==> flow/design.v <==
module half_addr(
    input a,
    input b,
    output sum,
    output carry  
);
assign sum = a ^ b;
assign carry = a & b;
endmodule
module full_addr(
    input a,
    input b,
    input cin,  
    output sum,
    output carry  
);
assign sum = a ^ b ^ cin;
assign carry = (a & b) | (cin & (a ^ b));
endmodule
module i4_addr(
    input  [3:0] a,           
    input  [3:0] b,           
    input        cin,         
    input        valid_in,    
    output [3:0] sum,         
    output       group_g,     
    output       group_p,     
    output       ready_out    
);
wire [3:0] g, p;
assign g = a & b;           
assign p = a | b;           
wire c1, c2, c3;
assign c1 = g[0] | (p[0] & cin);
assign c2 = g[1] | (p[1] & g[0]) | (p[1] & p[0] & cin);
assign c3 = g[2] | (p[2] & g[1]) | (p[2] & p[1] & g[0]) | (p[2] & p[1] & p[0] & cin);
assign group_g = g[3] | (p[3] & g[2]) | (p[3] & p[2] & g[1]) | (p[3] & p[2] & p[1] & g[0]);
assign group_p = p[3] & p[2] & p[1] & p[0];
assign sum[0] = a[0] ^ b[0] ^ cin;
assign sum[1] = a[1] ^ b[1] ^ c1;
assign sum[2] = a[2] ^ b[2] ^ c2;
assign sum[3] = a[3] ^ b[3] ^ c3;
reg ready_out_reg;
always @(*) begin
    if (valid_in) begin
        ready_out_reg = 1'b1;
    end else begin
        ready_out_reg = 1'b0;
    end
end
assign ready_out = ready_out_reg;
endmodule
module i8_addr(
    input  [7:0] a,           
    input  [7:0] b,           
    input        cin,         
    input        valid_in,    
    output [7:0] sum,         
    output       group_g,     
    output       group_p,     
    output       ready_out    
);
wire [3:0] a_low  = a[3:0];
wire [3:0] a_high = a[7:4];
wire [3:0] b_low  = b[3:0];
wire [3:0] b_high = b[7:4];
wire c4;                
wire g_low, p_low;      
wire g_high, p_high;    
wire ready_low, ready_high;
i4_addr cla_low(
    .a(a_low), .b(b_low), .cin(cin), .valid_in(valid_in),
    .sum(sum[3:0]), .group_g(g_low), .group_p(p_low), .ready_out(ready_low)
);
i4_addr cla_high(
    .a(a_high), .b(b_high), .cin(c4), .valid_in(valid_in),
    .sum(sum[7:4]), .group_g(g_high), .group_p(p_high), .ready_out(ready_high)
);
assign c4 = g_low | (p_low & cin);
assign group_g = g_high | (p_high & g_low);
assign group_p = p_high & p_low;
assign ready_out = ready_low & ready_high;
endmodule
module i16_add(
    input  [15:0] a,          
    input  [15:0] b,          
    input        valid_in,    
    output [15:0] sum,        
    output       carry_out,   
    output       ready_out    
);
wire [7:0] a_low  = a[7:0];   
wire [7:0] a_high = a[15:8];  
wire [7:0] b_low  = b[7:0];
wire [7:0] b_high = b[15:8];
wire c0, c8;                
wire g_low, p_low;          
wire g_high, p_high;        
wire ready_low, ready_high; 
assign c0 = 1'b0;           
i8_addr cla_low_8bit(
    .a(a_low), .b(b_low), .cin(c0), .valid_in(valid_in),
    .sum(sum[7:0]), .group_g(g_low), .group_p(p_low), .ready_out(ready_low)
);
i8_addr cla_high_8bit(
    .a(a_high), .b(b_high), .cin(c8), .valid_in(valid_in),
    .sum(sum[15:8]), .group_g(g_high), .group_p(p_high), .ready_out(ready_high)
);
assign c8 = g_low | (p_low & c0);                   
assign carry_out = g_high | (p_high & g_low) | (p_high & p_low & c0);  
assign ready_out = ready_low & ready_high;
endmodule
module i16_sub(
    input  [15:0] a,          
    input  [15:0] b,          
    input        valid_in,    
    output [15:0] diff,       
    output       borrow_out,  
    output       ready_out    
);
wire [15:0] b_neg = ~b;  
wire [7:0] a_low  = a[7:0];
wire [7:0] a_high = a[15:8];
wire [7:0] b_low  = b_neg[7:0];
wire [7:0] b_high = b_neg[15:8];
wire c0, c8;               
wire g_low, p_low;         
wire g_high, p_high;       
wire ready_low, ready_high;
wire carry_result;
assign c0 = 1'b1;           
i8_addr cla_low_8bit(
    .a(a_low), .b(b_low), .cin(c0), .valid_in(valid_in),
    .sum(diff[7:0]), .group_g(g_low), .group_p(p_low), .ready_out(ready_low)
);
i8_addr cla_high_8bit(
    .a(a_high), .b(b_high), .cin(c8), .valid_in(valid_in),
    .sum(diff[15:8]), .group_g(g_high), .group_p(p_high), .ready_out(ready_high)
);
assign c8 = g_low | (p_low & c0);
assign carry_result = g_high | (p_high & g_low) | (p_high & p_low & c0);
assign borrow_out = ~carry_result;
assign ready_out = ready_low & ready_high;
endmodule
module i16_mul(
    input signed [15:0] a,    
    input signed [15:0] b,    
    input        valid_in,
    output signed [15:0] prod,  
    output       ready_out
);
wire sign_a = a[15];
wire sign_b = b[15];
wire sign_res = sign_a ^ sign_b;
wire [15:0] abs_a = sign_a ? (~a + 1'b1) : a;
wire [15:0] abs_b = sign_b ? (~b + 1'b1) : b;
reg [15:0] abs_prod;
integer i;
always @(*) begin
    abs_prod = 16'd0;
    for(i = 0; i < 16; i = i + 1) begin
        if(abs_b[i]) begin
            abs_prod = abs_prod + (abs_a << i);
        end
    end
end
assign prod = sign_res ? (~abs_prod + 1'b1) : abs_prod;
assign ready_out = valid_in;
endmodule
module i16_div(
    input signed [15:0] a,    
    input signed [15:0] b,    
    input        valid_in,
    output signed [15:0] quot,  
    output       ready_out
);
wire sign_a = a[15];
wire sign_b = b[15];
wire sign_res = sign_a ^ sign_b;
wire [15:0] abs_a = sign_a ? (~a + 1'b1) : a;
wire [15:0] abs_b = sign_b ? (~b + 1'b1) : b;
reg [15:0] abs_quot;
reg [31:0] temp_r;  
integer i;
always @(*) begin
    temp_r = 32'd0;
    if (abs_b == 0) begin
        abs_quot = 16'hFFFF;  
    end else begin
        abs_quot = 16'd0;
        temp_r = 32'd0;
        for(i = 15; i >= 0; i = i - 1) begin
            temp_r = temp_r << 1;
            temp_r[0] = abs_a[i];  
            if(temp_r >= {16'd0, abs_b}) begin
                temp_r = temp_r - {16'd0, abs_b};
                abs_quot[i] = 1'b1;
            end
        end
    end
end
assign quot = sign_res ? (~abs_quot + 1'b1) : abs_quot;
assign ready_out = valid_in;
endmodule
module calc(
    input clk,  
    input rst_n,  
    input [7:0] num,
    input [2:0] op,
    input start,
    output reg [15:0] result,
    output reg [15:0] display_val,  
    output [2:0] led_op,  
    output reg stop
);
reg [15:0] local_result;
reg local_stop;
localparam ADD = 3'd6;
localparam SUB = 3'd5;
localparam MUL = 3'd4;
localparam DIV = 3'd1;
localparam ENT = 3'd2;
localparam CLR = 3'd3;
reg [15:0] a, b;
reg [2:0] local_op;
assign led_op = local_op;  
wire [15:0] res_add, res_sub, res_mul, res_div;
i16_add u_add(.a(a), .b(b), .valid_in(1'b1), .sum(res_add), .carry_out(), .ready_out());
i16_sub u_sub(.a(a), .b(b), .valid_in(1'b1), .diff(res_sub), .borrow_out(), .ready_out());
i16_mul u_mul(.a(a), .b(b), .valid_in(1'b1), .prod(res_mul), .ready_out());
i16_div u_div(.a(a), .b(b), .valid_in(1'b1), .quot(res_div), .ready_out());
localparam S_INPUT_A = 2'b00;
localparam S_INPUT_B = 2'b01;
reg [2:0] state;
always @(posedge clk) begin
	if (~rst_n) begin
    	local_stop <= 0;
        a <= 0;
        b <= 0;
        local_result <= 0;
        display_val <= 0;
        local_op <= 0;
        state <= S_INPUT_A;
    end else begin
        if (~start&local_stop) begin
        local_stop <= 0;
        end else if (start&~local_stop) begin
            case (state)
            S_INPUT_A: begin
                if (op == CLR) begin
                    a <= 0; b <= 0; display_val <= 0; local_result <= 0; local_op <= 0;
                end else if (op == ADD || op == SUB || op == MUL || op == DIV) begin
                    local_op <= op;
                    b <= 0;
                    state <= S_INPUT_B;
                end else if (op == 0) begin
                    a <= a * 16'd10 + {8'd0, num};
                    display_val <= a * 16'd10 + {8'd0, num};
                end
            end
            S_INPUT_B: begin
                if (op == CLR) begin
                    a <= 0; b <= 0; display_val <= 0; local_result <= 0; local_op <= 0;
                    state <= S_INPUT_A;
                end else if (op == ENT) begin
                    case (local_op)
                    ADD: begin local_result <= res_add; display_val <= res_add; end
                    SUB: begin local_result <= res_sub; display_val <= res_sub; end
                    DIV: begin local_result <= res_div; display_val <= res_div; end
                    MUL: begin local_result <= res_mul; display_val <= res_mul; end
                    endcase
                    a <= 0;
                    local_op <= 0;  
                    state <= S_INPUT_A;
                end else if (op == 0) begin
                    b <= b * 16'd10 + {8'd0, num};
                    display_val <= b * 16'd10 + {8'd0, num};
                end
            end
            endcase
            local_stop <= 1;
        end
    end
end
always @(posedge clk) begin
    result <= local_result;
    stop <= local_stop;
end
endmodule
---- From RTL to reports: calc ----
Tool output for the design above, in the order of the flow.
Line numbers count from 1 in the design file above.
Operators carry their Yosys type and port widths (W data, S select, Z words).
Library cell names are shortened.
The mark -- stands for no value.
inputs
  top module .............................. calc
  clock ................................... clk
  cell library ............................ sky130hd
  library corner .......................... tt_025C_1v80

---- Word-level counts ----
Source: Yosys, flattened and elaborated, memories not mapped. Widths are those after wreduce. Registers that Yosys merges into a memory's read port (data or address) are not register bits. Print and check cells do not count. Equal cells are merged and count once.
word-level totals
  word-level cells ........................ 472
  register bits after elaboration ......... 88
  output and inout bits ................... 36
cells by class
  multiply operators ...................... 2
  order comparisons ....................... 16
  multiplexer cells ....................... 110
  equality and inequality tests ........... 23
  $add $sub $neg .......................... 36
  bitwise operators ....................... 262
  reductions and logical operators ........ 14
operators by type and width
  operator                 count
  $mux W31                 30
  $mux W16                 35
  $ge A32 B16 Y1           15
  $sub A31 B16 Y31         14
  $add A16 B16 Y16         15
  $pmux W16 S2             4
  $and A1 B1 Y1            106
  $mul A16 B3 Y15 const B  2
  $or A1 B1 Y1             69
  $add A16 B1 Y16 const B  4
  $not A16 Y16             4
  $pmux W16 S4             1
  $xor A1 B1 Y1            62
  $add A16 B8 Y16          2
  $mux W1                  32
  $and A4 B4 Y4            6
  $or A4 B4 Y4             6
  $reduce_and A6 Y1        4
  $eq A3 B3 Y1 const B     6
  $ne A3 B3 Y1 const B     6
  $mux W3                  6
  $sub A1 B16 Y17          1
  $ge A1 B16 Y1            1
  $logic_not A16 Y1        1
  $pmux W3 S2              2
  $eq A3 B1 Y1 const B     3
  $ne A7 B7 Y1 const B     1
  $reduce_and A7 Y1        1
Not listed: further kinds 12, cells in them 24.

---- Logic depth ----
Longest topological path by Yosys (ltp), each cell counted once; first at word level (registers and memories cut), then after technology mapping (sequential cells cut; the memories' decode and read muxes count).
logic depth
  depth after elaboration ................. 58
  ABC_AREA ................................ 0
  mapped depth ............................ 344

---- Mapped cells and area ----
Source: synth_stat.txt of the flow (Yosys; design flattened, memories mapped). It holds for the ABC_AREA given above (unset counts as 0); a run with the other value may have another netlist.
Totals and module areas in this step are rounded.
cells by type
  cell type  count
  ha_1       484
  a21oi_1    464
  xnor2_1    260
  dfxtp_1    87
  o21ai_0    321
  nor2_1     417
  nand2_1    360
  inv_1      299
  xor2_1     125
  a21o_1     125
  nand2b_1   132
  fa_1       38
  o21bai_1   88
  nand3_1    130
  mux2_2     50
  mux2i_1    53
  nor2b_1    82
  nor3_1     102
Other cell types: 108; their cells: 1005.
synthesis totals
  buffer cells ............................ 143
  flip-flop cells ......................... 87
  sequential area ......................... 1740 sq um
  cells in the netlist .................... 4622
  synthesis area .......................... 32600 sq um
By module: a second synthesis without flattening, with its own total; a netlist apart from the flattened one above.
unflattened totals
  cell total of the unflattened synthesis .. 5406
  area (unflattened synthesis) ............ 37800 sq um
Each row is one instance without its submodules.
by module
  module   cells  sequential area (sq um)  times used  area (sq um)
  i16_div  3123   0.0                      1           20900
  i16_mul  1167   0.0                      1           8080
  calc     757    1740                     1           6140
  i4_addr  40     0.0                      8           304
  i8_addr  4      0.0                      4           27.5
  i16_sub  20     0.0                      1           87.6
  i16_add  3      0.0                      1           17.5

---- Path before layout ----
Source: OpenSTA report_checks on the synthesized netlist (no wires, ideal clock, input and output delay 20% of the period each), path of least setup slack; recovery checks are left aside. Register names are those of the netlist, which keeps one name where synthesis merged equal registers.
timing path post-synthesis
  path type ............................... register to register
  start point ............................. reg b[0]
  end point ............................... reg display_val[4]
  buffers on the path ..................... 42
  clock period ............................ 55.0 ns
  setup slack ............................. -6.063 ns
  setup time .............................. 0.116 ns
  arrival time ............................ 60.947 ns
  driving pins on the path ................ 331
  delay of the path ....................... 61.063 ns
  period reached after synthesis .......... 61.063 ns
"delay of the path" is the arrival time less input delay plus setup time.
"driving pins on the path": output pins that drive a net of the path, with the launching flip-flop's if there is one; two outputs of one cell count as two.
"period reached after synthesis" is the clock period less the worst setup slack; recovery checks do not enter. This is arithmetic on one report: input and output delays are still those of the set period (20% each).
Between the ends stands the longest chain of elaborated cells between them, by number of cells; it is not shown to be the way that was timed. Of several equally long chains one is given.
A line is the first line of the expression or statement that the cell stems from. Yosys adds cells for indexed reads and writes and turns some case tables into memories.
At most two assigning lines are given for a register; there are more.
between the ends, post-synthesis
  cells stage by stage .................... dfxtp_1 -> inv_1 -> ha_1 -> nand2_1 -> a21boi_2 -> clkinv_1 -> clkbuf_1 -> clkbuf_1 -> fa_1 -> nor2b_1 -> o31a_1 -> o22a_1 -> a311o_1 -> nor2_1 -> o21a_1 -> clkbuf_1 -> clkbuf_1 -> mux2i_1 -> (+295 left out) -> nor2b_1 -> o21ai_0 -> nand2b_1 -> a211oi_1 -> nand4_1 -> nor3_1 -> nand4_2 -> nor2_2 -> ha_1 -> a211o_1 -> o221ai_1 -> a222oi_1 -> nand2_1 -> nand2_1 -> nor2_1 -> o21ai_0 -> nand3_1 -> o211a_1
  length of the longest elaborated chain .. 58
  elaborated cells between the ends (all ways) .. 130
  those cells by class .................... add/sub: 34; mul: 1; compare: 16; mux: 64; logic: 14; reduce/logical: 1
ends and longest elaborated chain, post-synthesis
  element          line  text
  from (decl)      224   reg [15:0] a, b;
  from (assign)    239   b <= 0;
  from (assign)    276   b <= b * 16'd10 + {8'd0, num};
  $not A16 Y16     181   wire [15:0] abs_b = sign_b ? (~b + 1'b1) : b;
  $add A16 B1 Y16  181
  $mux W16         181
  $sub A1 B16 Y17  196   temp_r = temp_r - {16'd0, abs_b};
  $mux W31         195   if(temp_r >= {16'd0, abs_b}) begin
  $mux W31         187   if (abs_b == 0) begin
  $ge A32 B16 Y1   195
  (+44 left out)   --
  $not A16 Y16     202   assign quot = sign_res ? (~abs_quot + 1'b1) : abs_quot;
  $add A16 B1 Y16  202
  $mux W16         202
  $pmux W16 S4     266   case (local_op)
  $mux W16         265   end else if (op == ENT) begin
  $mux W16         262   if (op == CLR) begin
  $pmux W16 S2     248   case (state)
  to (assign)      258   display_val <= a * 16'd10 + {8'd0, num};
  to (assign)      267   ADD: begin local_result <= res_add; display_val <= res_add; end
  to (decl)        212   output reg [15:0] display_val,

---- Worst path after layout ----
From the final timing report of job 1: the path of least setup slack in the routed layout; clock arrival at registers is part of the times.
timing path post-layout
  path type ............................... register to register
  start point ............................. reg b[5]
  end point ............................... reg display_val[12]
  setup slack ............................. -6.29 ns
  clock period ............................ 48.4 ns
  driving pins on the path ................ 332
  setup time .............................. 0.08 ns
  buffers on the path ..................... 95
  arrival time ............................ 54.96 ns
Between the ends stands the longest chain of elaborated cells between them, by number of cells; it is not shown to be the way that was timed. Of several equally long chains one is given.
At most two assigning lines are given for a register; there are more.
between the ends, post-layout
  cells stage by stage .................... dfxtp_1 -> buf_2 -> nor3_2 -> a41oi_1 -> xnor2_2 -> clkbuf_16 -> and3_4 -> nor2_4 -> nand2_2 -> and3_4 -> ha_4 -> nor2b_2 -> o31a_1 -> o22a_1 -> a311o_2 -> nor2_4 -> o21a_4 -> clkbuf_16 -> (+296 left out) -> nor2b_1 -> o21ai_1 -> nand2b_1 -> a211oi_2 -> nand4_1 -> nor3_2 -> nand4_4 -> nor2_4 -> ha_4 -> buf_6 -> a41o_1 -> buf_6 -> xor2_2 -> o211ai_1 -> a21oi_2 -> a211oi_2 -> nand2_1 -> a41oi_2
  length of the longest elaborated chain .. 58
  elaborated cells between the ends (all ways) .. 153
  those cells by class .................... add/sub: 29; mul: 1; compare: 16; mux: 75; logic: 31; reduce/logical: 1
ends and longest elaborated chain, post-layout
  element          line  text
  from (decl)      224   reg [15:0] a, b;
  from (assign)    239   b <= 0;
  from (assign)    276   b <= b * 16'd10 + {8'd0, num};
  $not A16 Y16     181   wire [15:0] abs_b = sign_b ? (~b + 1'b1) : b;
  $add A16 B1 Y16  181
  $mux W16         181
  $ge A1 B16 Y1    195   if(temp_r >= {16'd0, abs_b}) begin
  $mux W31         195
  $mux W31         187   if (abs_b == 0) begin
  $ge A32 B16 Y1   195
  (+44 left out)   --
  $not A16 Y16     202   assign quot = sign_res ? (~abs_quot + 1'b1) : abs_quot;
  $add A16 B1 Y16  202
  $mux W16         202
  $pmux W16 S4     266   case (local_op)
  $mux W16         265   end else if (op == ENT) begin
  $mux W16         262   if (op == CLR) begin
  $pmux W16 S2     248   case (state)
  to (assign)      258   display_val <= a * 16'd10 + {8'd0, num};
  to (assign)      267   ADD: begin local_result <= res_add; display_val <= res_add; end
  to (decl)        212   output reg [15:0] display_val,

# Flow runs of calc

Settings and measured results of 3 stored flow runs for module calc (sky130hd), not sorted in any way. The constraints put input and output delay at 20% of the set period each and load the outputs with 0.01 pF.
"achieved clock period" means the clock period less the worst setup slack. The figure is calculated, with input and output delays left at 20% of the set period.
"time on the worst setup path" is the time allowed to the run's worst setup path (the clock period less input and output delay, where it has them) less its slack. Clock arrival times count: a late capture clock shortens it, a late launch clock lengthens it.
Results are given in rounded form.

======== job 1 ========
==> flow/run.sh <==
#!/bin/bash
# the make line also repeats the synthesis and layout settings of config.mk as NAME=value (left out here)
make -C /OpenROAD-flow-scripts/flow DESIGN_CONFIG=/design/flow/config.mk WORK_HOME=/design/flow/orfs CLKGATE_MAP_FILE= finish
==> flow/config.mk <==
export PLATFORM = sky130hd
export DESIGN_NAME = calc
export DESIGN_NICKNAME = calc
export VERILOG_FILES = /design/flow/design.v
export SDC_FILE = /design/flow/constraint.sdc
export NUM_CORES = 4
export LEC_CHECK = 0
export ABC_AREA = 0
export CAP_MARGIN = 0
export CELL_PAD_IN_SITES_GLOBAL_PLACEMENT = 2
export CORE_MARGIN = 2
export CORE_UTILIZATION = 48
export GPL_TIMING_DRIVEN = 0
export MAX_ROUTING_LAYER = met4
export SETUP_SLACK_MARGIN = 5.0
export SLEW_MARGIN = 20
==> flow/constraint.sdc <==
create_clock -name core_clock -period 48.4 [get_ports {clk}]
set_input_delay 9.6800 -clock core_clock [delete_from_list [all_inputs] [get_ports {clk}]]
set_output_delay 9.6800 -clock core_clock [all_outputs]
set_load 0.01 [all_outputs]

-------- measured, job 1 --------
  standard-cell area after layout ......... 44300 sq um
  total die area .......................... 69900 sq um
  achieved clock period ................... 54.686 ns
  post-route utilization .................. 66.0 %
  netlist area reported by Yosys .......... 32600 sq um
  setup slack of the worst path ........... -6.29 ns
  time on the worst setup path ............ 54.69 ns
  worst path kind ......................... register to register
  worst hold slack in the final report .... 0.356 ns
  setup total negative slack .............. -188 ns

======== job 2 ========
==> flow/run.sh <==
#!/bin/bash
# the make line also repeats the synthesis and layout settings of config.mk as NAME=value (left out here)
make -C /OpenROAD-flow-scripts/flow DESIGN_CONFIG=/design/flow/config.mk WORK_HOME=/design/flow/orfs CLKGATE_MAP_FILE= finish
==> flow/config.mk <==
export PLATFORM = sky130hd
export DESIGN_NAME = calc
export DESIGN_NICKNAME = calc
export VERILOG_FILES = /design/flow/design.v
export SDC_FILE = /design/flow/constraint.sdc
export NUM_CORES = 4
export LEC_CHECK = 0
export CAP_MARGIN = 20
export CELL_PAD_IN_SITES_DETAIL_PLACEMENT = 1
export CORE_MARGIN = 2
export CORE_UTILIZATION = 40
export MIN_ROUTING_LAYER = met2
export PLACE_DENSITY = 0.6
export SLEW_MARGIN = 20
==> flow/constraint.sdc <==
create_clock -name core_clock -period 32.5 [get_ports {clk}]
set_input_delay 6.5000 -clock core_clock [delete_from_list [all_inputs] [get_ports {clk}]]
set_output_delay 6.5000 -clock core_clock [all_outputs]
set_load 0.01 [all_outputs]

-------- job 2 --------
  unfinished; error GRT-0116 in routing

======== job 3 ========
==> flow/run.sh <==
#!/bin/bash
# the make line also repeats the synthesis and layout settings of config.mk as NAME=value (left out here)
make -C /OpenROAD-flow-scripts/flow DESIGN_CONFIG=/design/flow/config.mk WORK_HOME=/design/flow/orfs CLKGATE_MAP_FILE= finish
==> flow/config.mk <==
export PLATFORM = sky130hd
export DESIGN_NAME = calc
export DESIGN_NICKNAME = calc
export VERILOG_FILES = /design/flow/design.v
export SDC_FILE = /design/flow/constraint.sdc
export NUM_CORES = 4
export LEC_CHECK = 0
export CAP_MARGIN = 15
export CELL_PAD_IN_SITES_GLOBAL_PLACEMENT = 1
export CORE_ASPECT_RATIO = 2.0
export CORE_MARGIN = 2
export CORE_UTILIZATION = 64
export CTS_CLUSTER_SIZE = 18
export GPL_TIMING_DRIVEN = 1
export HOLD_SLACK_MARGIN = 0.04
export MIN_ROUTING_LAYER = met1
export PLACE_DENSITY_LB_ADDON = 0.15
export SETUP_SLACK_MARGIN = 5.0
export SLEW_MARGIN = 20
==> flow/constraint.sdc <==
create_clock -name core_clock -period 62.3 [get_ports {clk}]
set_input_delay 12.4600 -clock core_clock [delete_from_list [all_inputs] [get_ports {clk}]]
set_output_delay 12.4600 -clock core_clock [all_outputs]
set_load 0.01 [all_outputs]

-------- job 3 --------
  unfinished; error GRT-0116 in routing
